==> flow/design.v <==
module control_unit(
    input wire [7:0] instr,          
    input wire [2:0] state,          
    input wire zf,                   
    input wire reset,                
    output reg [2:0] next_state,     
    output reg pc_we,                
    output reg pc_sel,               
    output reg pc_jmp_sel,           
    output reg [3:0] pc_offset,      
    output reg addr_sel,             
    output reg [3:0] addr_offset,    
    output reg mem_sel,              
    output reg mem_we,               
    output reg [2:0] alu_opcode,     
    output reg alu_sel_a,            
    output reg alu_sel_b,            
    output reg alu_we,               
    output reg zf_we,                
    output reg ir_we,                
    output reg a_sel,                
    output reg a_we,                 
    output reg b_sel,                
    output reg b_we,                 
    output reg halt                  
);
    localparam ADD    = 3'b000;
    localparam AND    = 3'b001;
    localparam NOT    = 3'b010;
    localparam LOAD   = 3'b011;
    localparam STORE  = 3'b100;
    localparam JUMP   = 3'b101;
    localparam JUMPz  = 3'b110;
    localparam HALT   = 3'b111;
    localparam FETCH      = 3'b000; 
    localparam DECODE     = 3'b001;
    localparam EXECUTE    = 3'b010;
    localparam MEMORY     = 3'b011;
    localparam WRITEBACK  = 3'b100;
    localparam HALT_STATE = 3'b101;
    localparam IDLE       = 3'b110;
    always @(*) begin
        pc_we = 0;               
        pc_sel = 0;              
        pc_jmp_sel = 0;          
        pc_offset = 4'b0000;     
        addr_sel = 0;            
        addr_offset = 4'b0000;   
        mem_sel = 0;             
        mem_we = 0;              
        alu_opcode = 3'b000;     
        alu_sel_a = 0;           
        alu_sel_b = 0;           
        alu_we = 0;              
        zf_we = 0;               
        ir_we = 0;               
        a_sel = 0;               
        a_we = 0;                
        b_sel = 0;               
        b_we = 0;                
        halt = 0;                
        next_state = FETCH;      
        if (reset) begin
            next_state = FETCH;      
        end
        else begin
            case (state)
                FETCH: begin                     
                    next_state = DECODE;         
                    pc_we = 1;                   
                    ir_we = 1;                   
                end
                DECODE: begin    
                    case (instr[7:5])       
                        ADD, AND, NOT, JUMP, JUMPz: begin
                            next_state = EXECUTE;       
                        end
                        LOAD, STORE: begin
                            next_state = MEMORY;
                        end
                        HALT: begin
                            next_state = HALT_STATE;
                        end
                    endcase
                end
                EXECUTE: begin                           
                    case (instr[7:5])
                        ADD, AND: begin
                            alu_opcode = instr[7:5];     
                            alu_sel_a = instr[3];        
                            alu_sel_b = instr[2];        
                            alu_we = 1;                  
                            zf_we = 1;                   
                            next_state = WRITEBACK;
                        end
                        NOT: begin
                            alu_opcode = instr[7:5];     
                            alu_sel_a = instr[3];        
                            alu_we = 1;                  
                            zf_we = 1;                   
                            next_state = WRITEBACK;
                        end
                        JUMP: begin
                            pc_jmp_sel = instr[4];       
                            pc_offset = instr[3:0];      
                            pc_sel = 1;                  
                            pc_we = 1;                   
                            next_state = IDLE;
                        end
                        JUMPz: begin
                            if (zf == 1) begin
                                pc_jmp_sel = instr[4];   
                                pc_offset = instr[3:0];  
                                pc_sel = 1;              
                                pc_we = 1;               
                            end
                            next_state = IDLE;
                        end
                    endcase
                end
                MEMORY: begin                                    
                    case (instr[7:5])
                        LOAD: begin
                            addr_offset = instr[3:0];    
                            addr_sel = 1;                
                            next_state = WRITEBACK;
                        end
                        STORE: begin
                            addr_offset = instr[3:0];    
                            addr_sel = 1;                
                            mem_sel = instr[4];          
                            mem_we = 1;                  
                            next_state = IDLE;
                        end
                    endcase
                end
                WRITEBACK: begin                         
                    case (instr[7:5])
                        ADD, AND, NOT: begin
                            if (instr[4] == 0) begin
                                a_sel = 1;               
                                a_we = 1;                
                            end else begin
                                b_sel = 1;               
                                b_we = 1;                
                            end
                            next_state = FETCH;
                        end
                        LOAD: begin
                            if (instr[4] == 0) begin
                                a_we = 1;            
                            end else begin
                                b_we = 1;            
                            end
                            next_state = FETCH;
                        end
                    endcase
                end 
                HALT_STATE: begin
                    halt = 1;
                    next_state = HALT_STATE;
                end
                IDLE: begin
                    next_state = FETCH;
                end
            endcase
        end
    end
endmodule
module alu(
    input wire [2:0] opcode,         
    input wire [7:0] a,              
    input wire [7:0] b,              
    output reg [7:0] y,              
    output reg zf                    
);
    localparam ADD = 3'b000;         
    localparam AND = 3'b001;         
    localparam NOT = 3'b010;         
always @(*) begin
    zf = 0;
    case (opcode)
        ADD: begin             
            y = a + b;
        end
        AND: begin              
            y = a & b;
        end
        NOT: begin              
            y = ~a;
        end
        default: begin               
            y = 8'b00000000;
        end
    endcase
    if (y == 8'b00000000) begin
        zf = 1;
    end
end
endmodule
module register #(
    parameter WIDTH = 8
)(
    input wire clk,                  
    input wire rst,                  
    input wire we,                   
    input wire [WIDTH-1:0] d,        
    output reg [WIDTH-1:0] q         
);
    always @(posedge clk) begin      
        if (rst) begin
            q <= {WIDTH{1'b0}};      
        end else if (we) begin
            q <= d;                  
        end
    end
endmodule
module mux_2to1 (
    input wire [7:0] in0,    
    input wire [7:0] in1,    
    input wire sel,          
    output wire [7:0] out    
);
    assign out = sel ? in1 : in0;
endmodule
module adder(
    input wire [7:0] a,
    input wire [7:0] b,
    output wire [7:0] sum
);
    assign sum = a + b;
endmodule
module zext(
    input wire [3:0] in,
    output wire [7:0] out
);
assign out = {4'b0000, in};
endmodule
module cpu_8b(
    input wire clk,
    input wire rst,
    output wire halt,
    output wire mem_we,
    output wire [7:0] mem_addr,
    output wire [7:0] mem_wdata,
    input wire [7:0] mem_rdata
);
    wire [7:0] mem_d_i;
    wire [7:0] mem_d_o;
    assign mem_wdata = mem_d_i;
    assign mem_d_o = mem_rdata;
    wire [2:0] alu_opcode;
    wire [7:0] alu_a;
    wire [7:0] alu_b;
    wire a_we;
    wire [7:0] a_reg_i;
    wire [7:0] a_reg_o;
    wire b_we;
    wire [7:0] b_reg_i;
    wire [7:0] b_reg_o;
    wire alu_we;
    wire [7:0] alu_res_next;
    wire [7:0] alu_res;
    wire zf_we;
    wire zf_next;
    wire zf;
    wire ir_we;
    wire [7:0] instr;
    wire [2:0] next_state;
    wire [2:0] state;
    wire pc_we;
    wire [7:0] pc_next;
    wire [7:0] pc;
    wire alu_sel_a;
    wire alu_sel_b;
    wire a_sel;
    wire b_sel;
    wire mem_sel;
    wire [7:0] offset_addr;
    wire addr_sel;
    wire [7:0] addr_offset_zext;
    wire [3:0] addr_offset;
    wire [3:0] pc_offset;
    wire [7:0] pc_offset_zext;
    wire [7:0] inc_pc;
    wire [7:0] new_pc;
    wire pc_sel;
    wire [7:0] jmp_reg_val;
    wire pc_jmp_sel;
    control_unit cpu_control(
        .instr(instr),
        .state(state),
        .zf(zf),
        .reset(rst),
        .next_state(next_state),
        .pc_we(pc_we),
        .pc_sel(pc_sel),
        .pc_jmp_sel(pc_jmp_sel),
        .pc_offset(pc_offset),
        .addr_sel(addr_sel),
        .addr_offset(addr_offset),
        .mem_sel(mem_sel),
        .mem_we(mem_we),
        .alu_opcode(alu_opcode),
        .alu_sel_a(alu_sel_a),
        .alu_sel_b(alu_sel_b),
        .alu_we(alu_we),
        .zf_we(zf_we),
        .ir_we(ir_we),
        .a_sel(a_sel),
        .a_we(a_we),
        .b_sel(b_sel),
        .b_we(b_we),
        .halt(halt)
    );
    alu alu_unit(
        .opcode(alu_opcode),
        .a(alu_a),
        .b(alu_b),
        .y(alu_res_next),
        .zf(zf_next)
    );
    register #(.WIDTH(8)) a_register(
        .clk(clk),
        .rst(rst),
        .we(a_we),
        .d(a_reg_i),
        .q(a_reg_o)
    );
    register #(.WIDTH(8)) b_register(
        .clk(clk),
        .rst(rst),
        .we(b_we),
        .d(b_reg_i),
        .q(b_reg_o)
    );
    register #(.WIDTH(8)) alu_register(
        .clk(clk),
        .rst(rst),
        .we(alu_we),
        .d(alu_res_next),
        .q(alu_res)
    );
    register #(.WIDTH(1)) zf_register(
        .clk(clk),
        .rst(rst),
        .we(zf_we),
        .d(zf_next),
        .q(zf)
    );
    register #(.WIDTH(8)) instruction_register(
        .clk(clk),
        .rst(rst),
        .we(ir_we),
        .d(mem_d_o),
        .q(instr)
    );
    register #(.WIDTH(3)) state_register(
        .clk(clk),
        .rst(rst),
        .we(1'b1),
        .d(next_state),
        .q(state)
    );
    register #(.WIDTH(8)) program_counter(
        .clk(clk),
        .rst(rst),
        .we(pc_we),
        .d(pc_next),
        .q(pc)
    );
    mux_2to1 alu_a_mux(
        .in0(a_reg_o),
        .in1(b_reg_o),
        .sel(alu_sel_a),
        .out(alu_a)
    );
    mux_2to1 alu_b_mux(
        .in0(a_reg_o),
        .in1(b_reg_o),
        .sel(alu_sel_b),
        .out(alu_b)
    );
    mux_2to1 a_register_mux(
        .in0(mem_d_o),
        .in1(alu_res),
        .sel(a_sel),
        .out(a_reg_i)
    );
    mux_2to1 b_register_mux(
        .in0(mem_d_o),
        .in1(alu_res),
        .sel(b_sel),
        .out(b_reg_i)
    );
    mux_2to1 mem_data_mux(
        .in0(a_reg_o),
        .in1(b_reg_o),
        .sel(mem_sel),
        .out(mem_d_i)
    );
    mux_2to1 mem_addr_mux(
        .in0(pc),
        .in1(offset_addr),
        .sel(addr_sel),
        .out(mem_addr)
    );
    adder addr_adder(
        .a(addr_offset_zext),
        .b(pc),
        .sum(offset_addr)
    );
    zext addr_zext(
        .in(addr_offset),
        .out(addr_offset_zext)
    );
    zext pc_zext(
        .in(pc_offset),
        .out(pc_offset_zext)
    );
    mux_2to1 pc_mux(
        .in0(inc_pc),
        .in1(new_pc),
        .sel(pc_sel),
        .out(pc_next)
    );
    adder inc_pc_adder(
        .a(pc),
        .b(8'b00000001),
        .sum(inc_pc)
    );
    adder new_pc_adder(
        .a(pc_offset_zext),
        .b(jmp_reg_val),
        .sum(new_pc)
    );
    mux_2to1 jump_mux(
        .in0(a_reg_o),
        .in1(b_reg_o),
        .sel(pc_jmp_sel),
        .out(jmp_reg_val)
    );
endmodule
# From RTL to reports: cpu_8b

The steps from the RTL of cpu_8b to its reports follow in flow order.
Line numbers count from 1 in the design file above.
Operators carry their Yosys type and port widths (W data, S select, Z words).
Library cell names are shortened.
Not given: n/a

Top module: cpu_8b
Clock input: clk
Cell library: sky130hd
Library corner: tt_025C_1v80

# After elaboration

Counts by Yosys on the flattened word-level netlist (proc, flatten, opt, wreduce; memories kept). Print and check cells are left out. Cells with the same type and inputs are merged into one.
Yosys's memory passes give these memory sizes; they may raise the number of words (mostly to a power of two), join words into wider ones and drop unused or constant bits.

Register bits: 44
ROM bits: 24
Word width x clocked read ports: 3
Memory cells: 1
Output and inout port bits: 18

$add $sub $neg: 4
Equal/unequal tests: 13
Muxes and demuxes: 71
Bitwise logic cells: 2
Reduce/logical cells: 9

Memories:

| memory           | depth | width | rd ports | wr ports | line | RTL |
| (name not given) | 8     | 3     | 1        | 0        | 74   | `case (instr[7:5])` |

Operators with widths:

| operator              | count |
| $mux W8               | 8 |
| $mux W1               | 44 |
| $pmux W8 S3           | 1 |
| $mux W4               | 6 |
| $add A4 B8 Y8         | 2 |
| $eq A3 B2 Y1 const B  | 5 |
| $eq A3 B3 Y1 const B  | 5 |
| $pmux W3 S5           | 1 |
| $mux W3               | 5 |
| $pmux W3 S2           | 2 |
| $eq A3 B1 Y1 const B  | 3 |
| $logic_not A3 Y1      | 3 |
| $add A8 B1 Y8 const B | 1 |
| $add A8 B8 Y8         | 1 |
| $and A8 B8 Y8         | 1 |
| $not A8 Y8            | 1 |
| $logic_not A8 Y1      | 1 |
| $pmux W4 S2           | 1 |
| $reduce_or A2 Y1      | 3 |
| $pmux W1 S2           | 3 |
| $reduce_or A4 Y1      | 1 |
| $reduce_or A3 Y1      | 1 |

# Depth

Longest topological path by Yosys (ltp), each cell counted once; first at word level (registers and memories cut), then after technology mapping (sequential cells cut; the memories' decode and read muxes count).

Depth in word-level cells: 10
ABC_AREA: 0
Gate-level depth with buffers: 16
Depth with buffers taken out: 14

# After synthesis

The flow's flattened synthesis, as Yosys stat reports it; memories are mapped. The netlist is that of the ABC_AREA named above (0 if unset); the other value can give another one.

Cell count: 462
Cell area after synthesis: 3653.5 µm²
Sequential area: 940.9 µm²
Flip-flop cells: 47
Buffer cells: 23

Cells by type:

| cell type | count | total area (µm²) |
| dfxtp_1   | 47    | 940.902 |
| mux2_2    | 24    | 270.259 |
| nor2_1    | 61    | 228.97 |
| ha_1      | 18    | 225.216 |
| nand2_1   | 55    | 206.448 |
| mux2i_1   | 19    | 190.182 |
| a211oi_1  | 22    | 165.158 |
| a21oi_1   | 27    | 135.13 |
| xnor2_1   | 12    | 105.101 |
| o21ai_0   | 20    | 100.096 |
| inv_1     | 21    | 78.826 |
| nand3_1   | 14    | 70.067 |
| nor2b_1   | 10    | 62.56 |
| xor2_1    | 7     | 61.309 |
| fa_1      | 3     | 60.058 |
| clkbuf_1  | 13    | 48.797 |
| and2_1    | 7     | 43.792 |
| nor3_1    | 7     | 35.034 |

Not listed: further types 46, cells in them 75.
By module: a second synthesis without flattening, with its own total; a netlist apart from the flattened one above.

Cells (unflattened synthesis): 505
Area (unflattened synthesis): 4724.5 µm²

Each row is one instance without its submodules.

By module:

| module             | times used | cells | area (µm²) | seq. area (µm²) |
| register (WIDTH=8) | 5          | 26    | 285.3      | 160.2 |
| mux_2to1           | 8          | 9     | 131.4      | 0.0 |
| adder              | 3          | 42    | 331.6      | 0.0 |
| alu                | 1          | 77    | 559.3      | 0.0 |
| control_unit       | 1          | 68    | 422.9      | 0.0 |
| zext               | 2          | 9     | 63.8       | 0.0 |
| register (WIDTH=3) | 1          | 9     | 101.3      | 60.1 |
| register (WIDTH=1) | 1          | 3     | 33.8       | 20.0 |
| cpu_8b             | 1          | 2     | 7.5        | 0.0 |

# Worst setup path after synthesis

Source: OpenSTA report_checks on the synthesized netlist (no wires, ideal clock, input and output delay 20% of the period each), path of least setup slack; recovery checks are left aside. Register names are those of the netlist, which keeps one name where synthesis merged equal registers.

Kind: in2reg
From: input rst
To: register zf_register.q
Period: 5.0 ns
External input delay: 1.000 ns
Time at the first pin: 1.000 ns
Arrival time: 4.274 ns
Data required time: 4.916 ns
Setup slack: 0.641 ns
Path delay: 3.358 ns
Stages on the path: 15
Buffers on the path: 1
Synthesis period reached: 4.359 ns

"path delay" is the arrival time less input delay plus setup time.
"stages on the path" counts driving pins, that of a launching flip-flop among them; a cell with two outputs on the path counts twice.
"synthesis period reached" is the clock period less the worst setup slack; recovery checks do not enter. This is arithmetic on one report: input and output delays are still those of the set period (20% each).
Between the ends stands the longest chain of elaborated cells between them, by number of cells; it is not shown to be the way that was timed. Of several equally long chains one is given.
A line is the first line of the expression or statement that the cell stems from. Yosys adds cells for indexed reads and writes and turns some case tables into memories.

Cells stage by stage: or3_1 -> buf_4 -> nor2_8 -> nand3_1 -> mux2_2 -> ha_1 -> inv_1 -> fa_1 -> nand2b_1 -> a21o_1 -> nand2_1 -> o21ai_0 -> or4b_1 -> or4_1 -> o31ai_2
Cells in the longest elaborated chain: 6

RTL lines, path after synthesis:

| what             | line | RTL |
| from (decl)      | 241  | `input wire rst,` |
| $mux W1          | 63   | `if (reset) begin` |
| $mux W8          | 224  | `assign out = sel ? in1 : in0;` |
| $add A8 B8 Y8    | 184  | `y = a + b;` |
| $pmux W8 S3      | 182  | `case (opcode)` |
| $logic_not A8 Y1 | 196  | `if (y == 8'b00000000) begin` |
| $mux W1          | 196  |  |
| to (assign)      | 212  | `q <= {WIDTH{1'b0}};` |
| to (assign)      | 214  | `q <= d;` |
| to (decl)        | 208  | `output reg [WIDTH-1:0] q` |

# Timing after layout

From the final timing report of flow run B: the path of least setup slack in the routed layout; clock arrival at registers is part of the times.

Kind: in2out
From: input rst
To: output mem_addr[5]
Period: 4.8 ns
External input delay: 0.96 ns
Output delay: 0.96 ns
Time at the first pin: 0.96 ns
Arrival time: 3.58 ns
Data required time: 3.84 ns
Setup slack: 0.26 ns
Stages on the path: 14
Buffers on the path: 3

Between the ends stands the longest chain of elaborated cells between them, by number of cells; it is not shown to be the way that was timed. Of several equally long chains one is given.

Cells stage by stage: clkdlybuf4s50_1 -> nor2_2 -> nand2_1 -> nor2b_2 -> buf_4 -> nand2_1 -> inv_1 -> ha_1 -> a21o_1 -> a21oi_2 -> o21ai_0 -> nand3_1 -> xnor2_1 -> clkdlybuf4s50_1
Cells in the longest elaborated chain: 3

RTL lines, path post-layout:

| what          | line | RTL |
| from (decl)   | 241  | `input wire rst,` |
| $mux W4       | 63   | `if (reset) begin` |
| $add A4 B8 Y8 | 231  | `assign sum = a + b;` |
| $mux W8       | 224  | `assign out = sel ? in1 : in0;` |
| to (decl)     | 244  | `output wire [7:0] mem_addr,` |

Lab notebook: cpu_8b

6 stored runs of cpu_8b in the flow (synthesis by Yosys, layout by OpenROAD, sky130hd cells), in arbitrary order. Constraints: input delay and output delay 20% of the set period each, output load 0.01 pF.
"clock period achieved" = clock period - worst setup slack. The figure is calculated, with input and output delays left at 20% of the set period.
"critical path time" is the time allowed to the run's worst setup path (the clock period less input and output delay, where it has them) less its slack. Clock arrival times count: a late capture clock shortens it, a late launch clock lengthens it.
"total power of the final layout" is the tool's figure for a default switching activity; nothing was simulated.
Among the settings, - means not set for that run.
Among the results, - means that no value is shown for the run.

| setting or result                    | flow run A | flow run B | flow run C | flow run D | flow run E | flow run F |
| ABC_AREA                             | 0          | -          | -          | -          | 1          | 1          |
| CAP_MARGIN                           | 25         | 20         | 20         | 20         | 25         | 25         |
| CELL_PAD_IN_SITES_GLOBAL_PLACEMENT   | 3          | -          | -          | -          | -          | 3          |
| CORE_ASPECT_RATIO                    | 0.79       | -          | 1.33       | -          | 1.07       | 1.07       |
| CORE_MARGIN                          | 4          | 2          | 2          | 2          | 4          | 4          |
| CORE_UTILIZATION                     | 41         | 40         | 38         | 40         | 41         | 41         |
| CTS_CLUSTER_DIAMETER                 | 108        | -          | 334        | -          | 108        | 108        |
| GPL_ROUTABILITY_DRIVEN               | 1          | -          | 1          | -          | 1          | 1          |
| GPL_TIMING_DRIVEN                    | 0          | -          | -          | -          | 1          | 0          |
| HOLD_SLACK_MARGIN                    | 0.25       | -          | -          | -          | -          | 0.25       |
| MAX_ROUTING_LAYER                    | met5       | -          | met4       | -          | met4       | met5       |
| PLACE_DENSITY_LB_ADDON               | 0.2        | -          | -          | -          | 0.15       | 0.2        |
| SETUP_SLACK_MARGIN                   | 0.22       | -          | 0.66       | 0.44       | -          | 0.22       |
| SLEW_MARGIN                          | 35         | 20         | 20         | 20         | 35         | 35         |
| TNS_END_PERCENT                      | 50         | -          | 90         | -          | -          | -          |
| period_ns                            | 4.38       | 4.8        | 4.46       | 4.8        | 5.66       | 4.38       |
| CELL_PAD_IN_SITES_DETAIL_PLACEMENT   | -          | -          | 1          | -          | -          | -          |
| CTS_CLUSTER_SIZE                     | -          | -          | 50         | -          | -          | -          |
| final worst hold slack (ns)          | -          | 0.469      | 0.486      | 0.469      | 0.504      | -          |
| synthesized cell area (µm²)          | -          | 3653.5     | 3653.5     | 3653.5     | 3664.8     | -          |
| clock period achieved (ns)           | -          | 4.538      | 3.921      | 4.252      | 4.966      | -          |
| worst setup slack after layout (ns)  | -          | 0.262      | 0.539      | 0.548      | 0.694      | -          |
| full die area (µm²)                  | -          | 9914.2     | 10423.0    | 9914.2     | 10516.0    | -          |
| critical path time (ns)              | -          | 2.62       | 3.03       | 3.29       | 2.70       | -          |
| worst setup path type                | -          | in2out     | in2reg     | in2reg     | in2out     | -          |
| total power of the final layout (µW) | -          | 1105       | 1400       | 1106       | 1023       | -          |
| post-route utilization (%)           | -          | 47.7       | 48.9       | 47.9       | 47.8       | -          |
| total negative setup slack (ns)      | -          | 0.000      | 0.000      | 0.000      | 0.000      | -          |

Flow run A: not finished: placement ended with error FLW-0024
Flow run F: not finished: placement ended with error FLW-0024
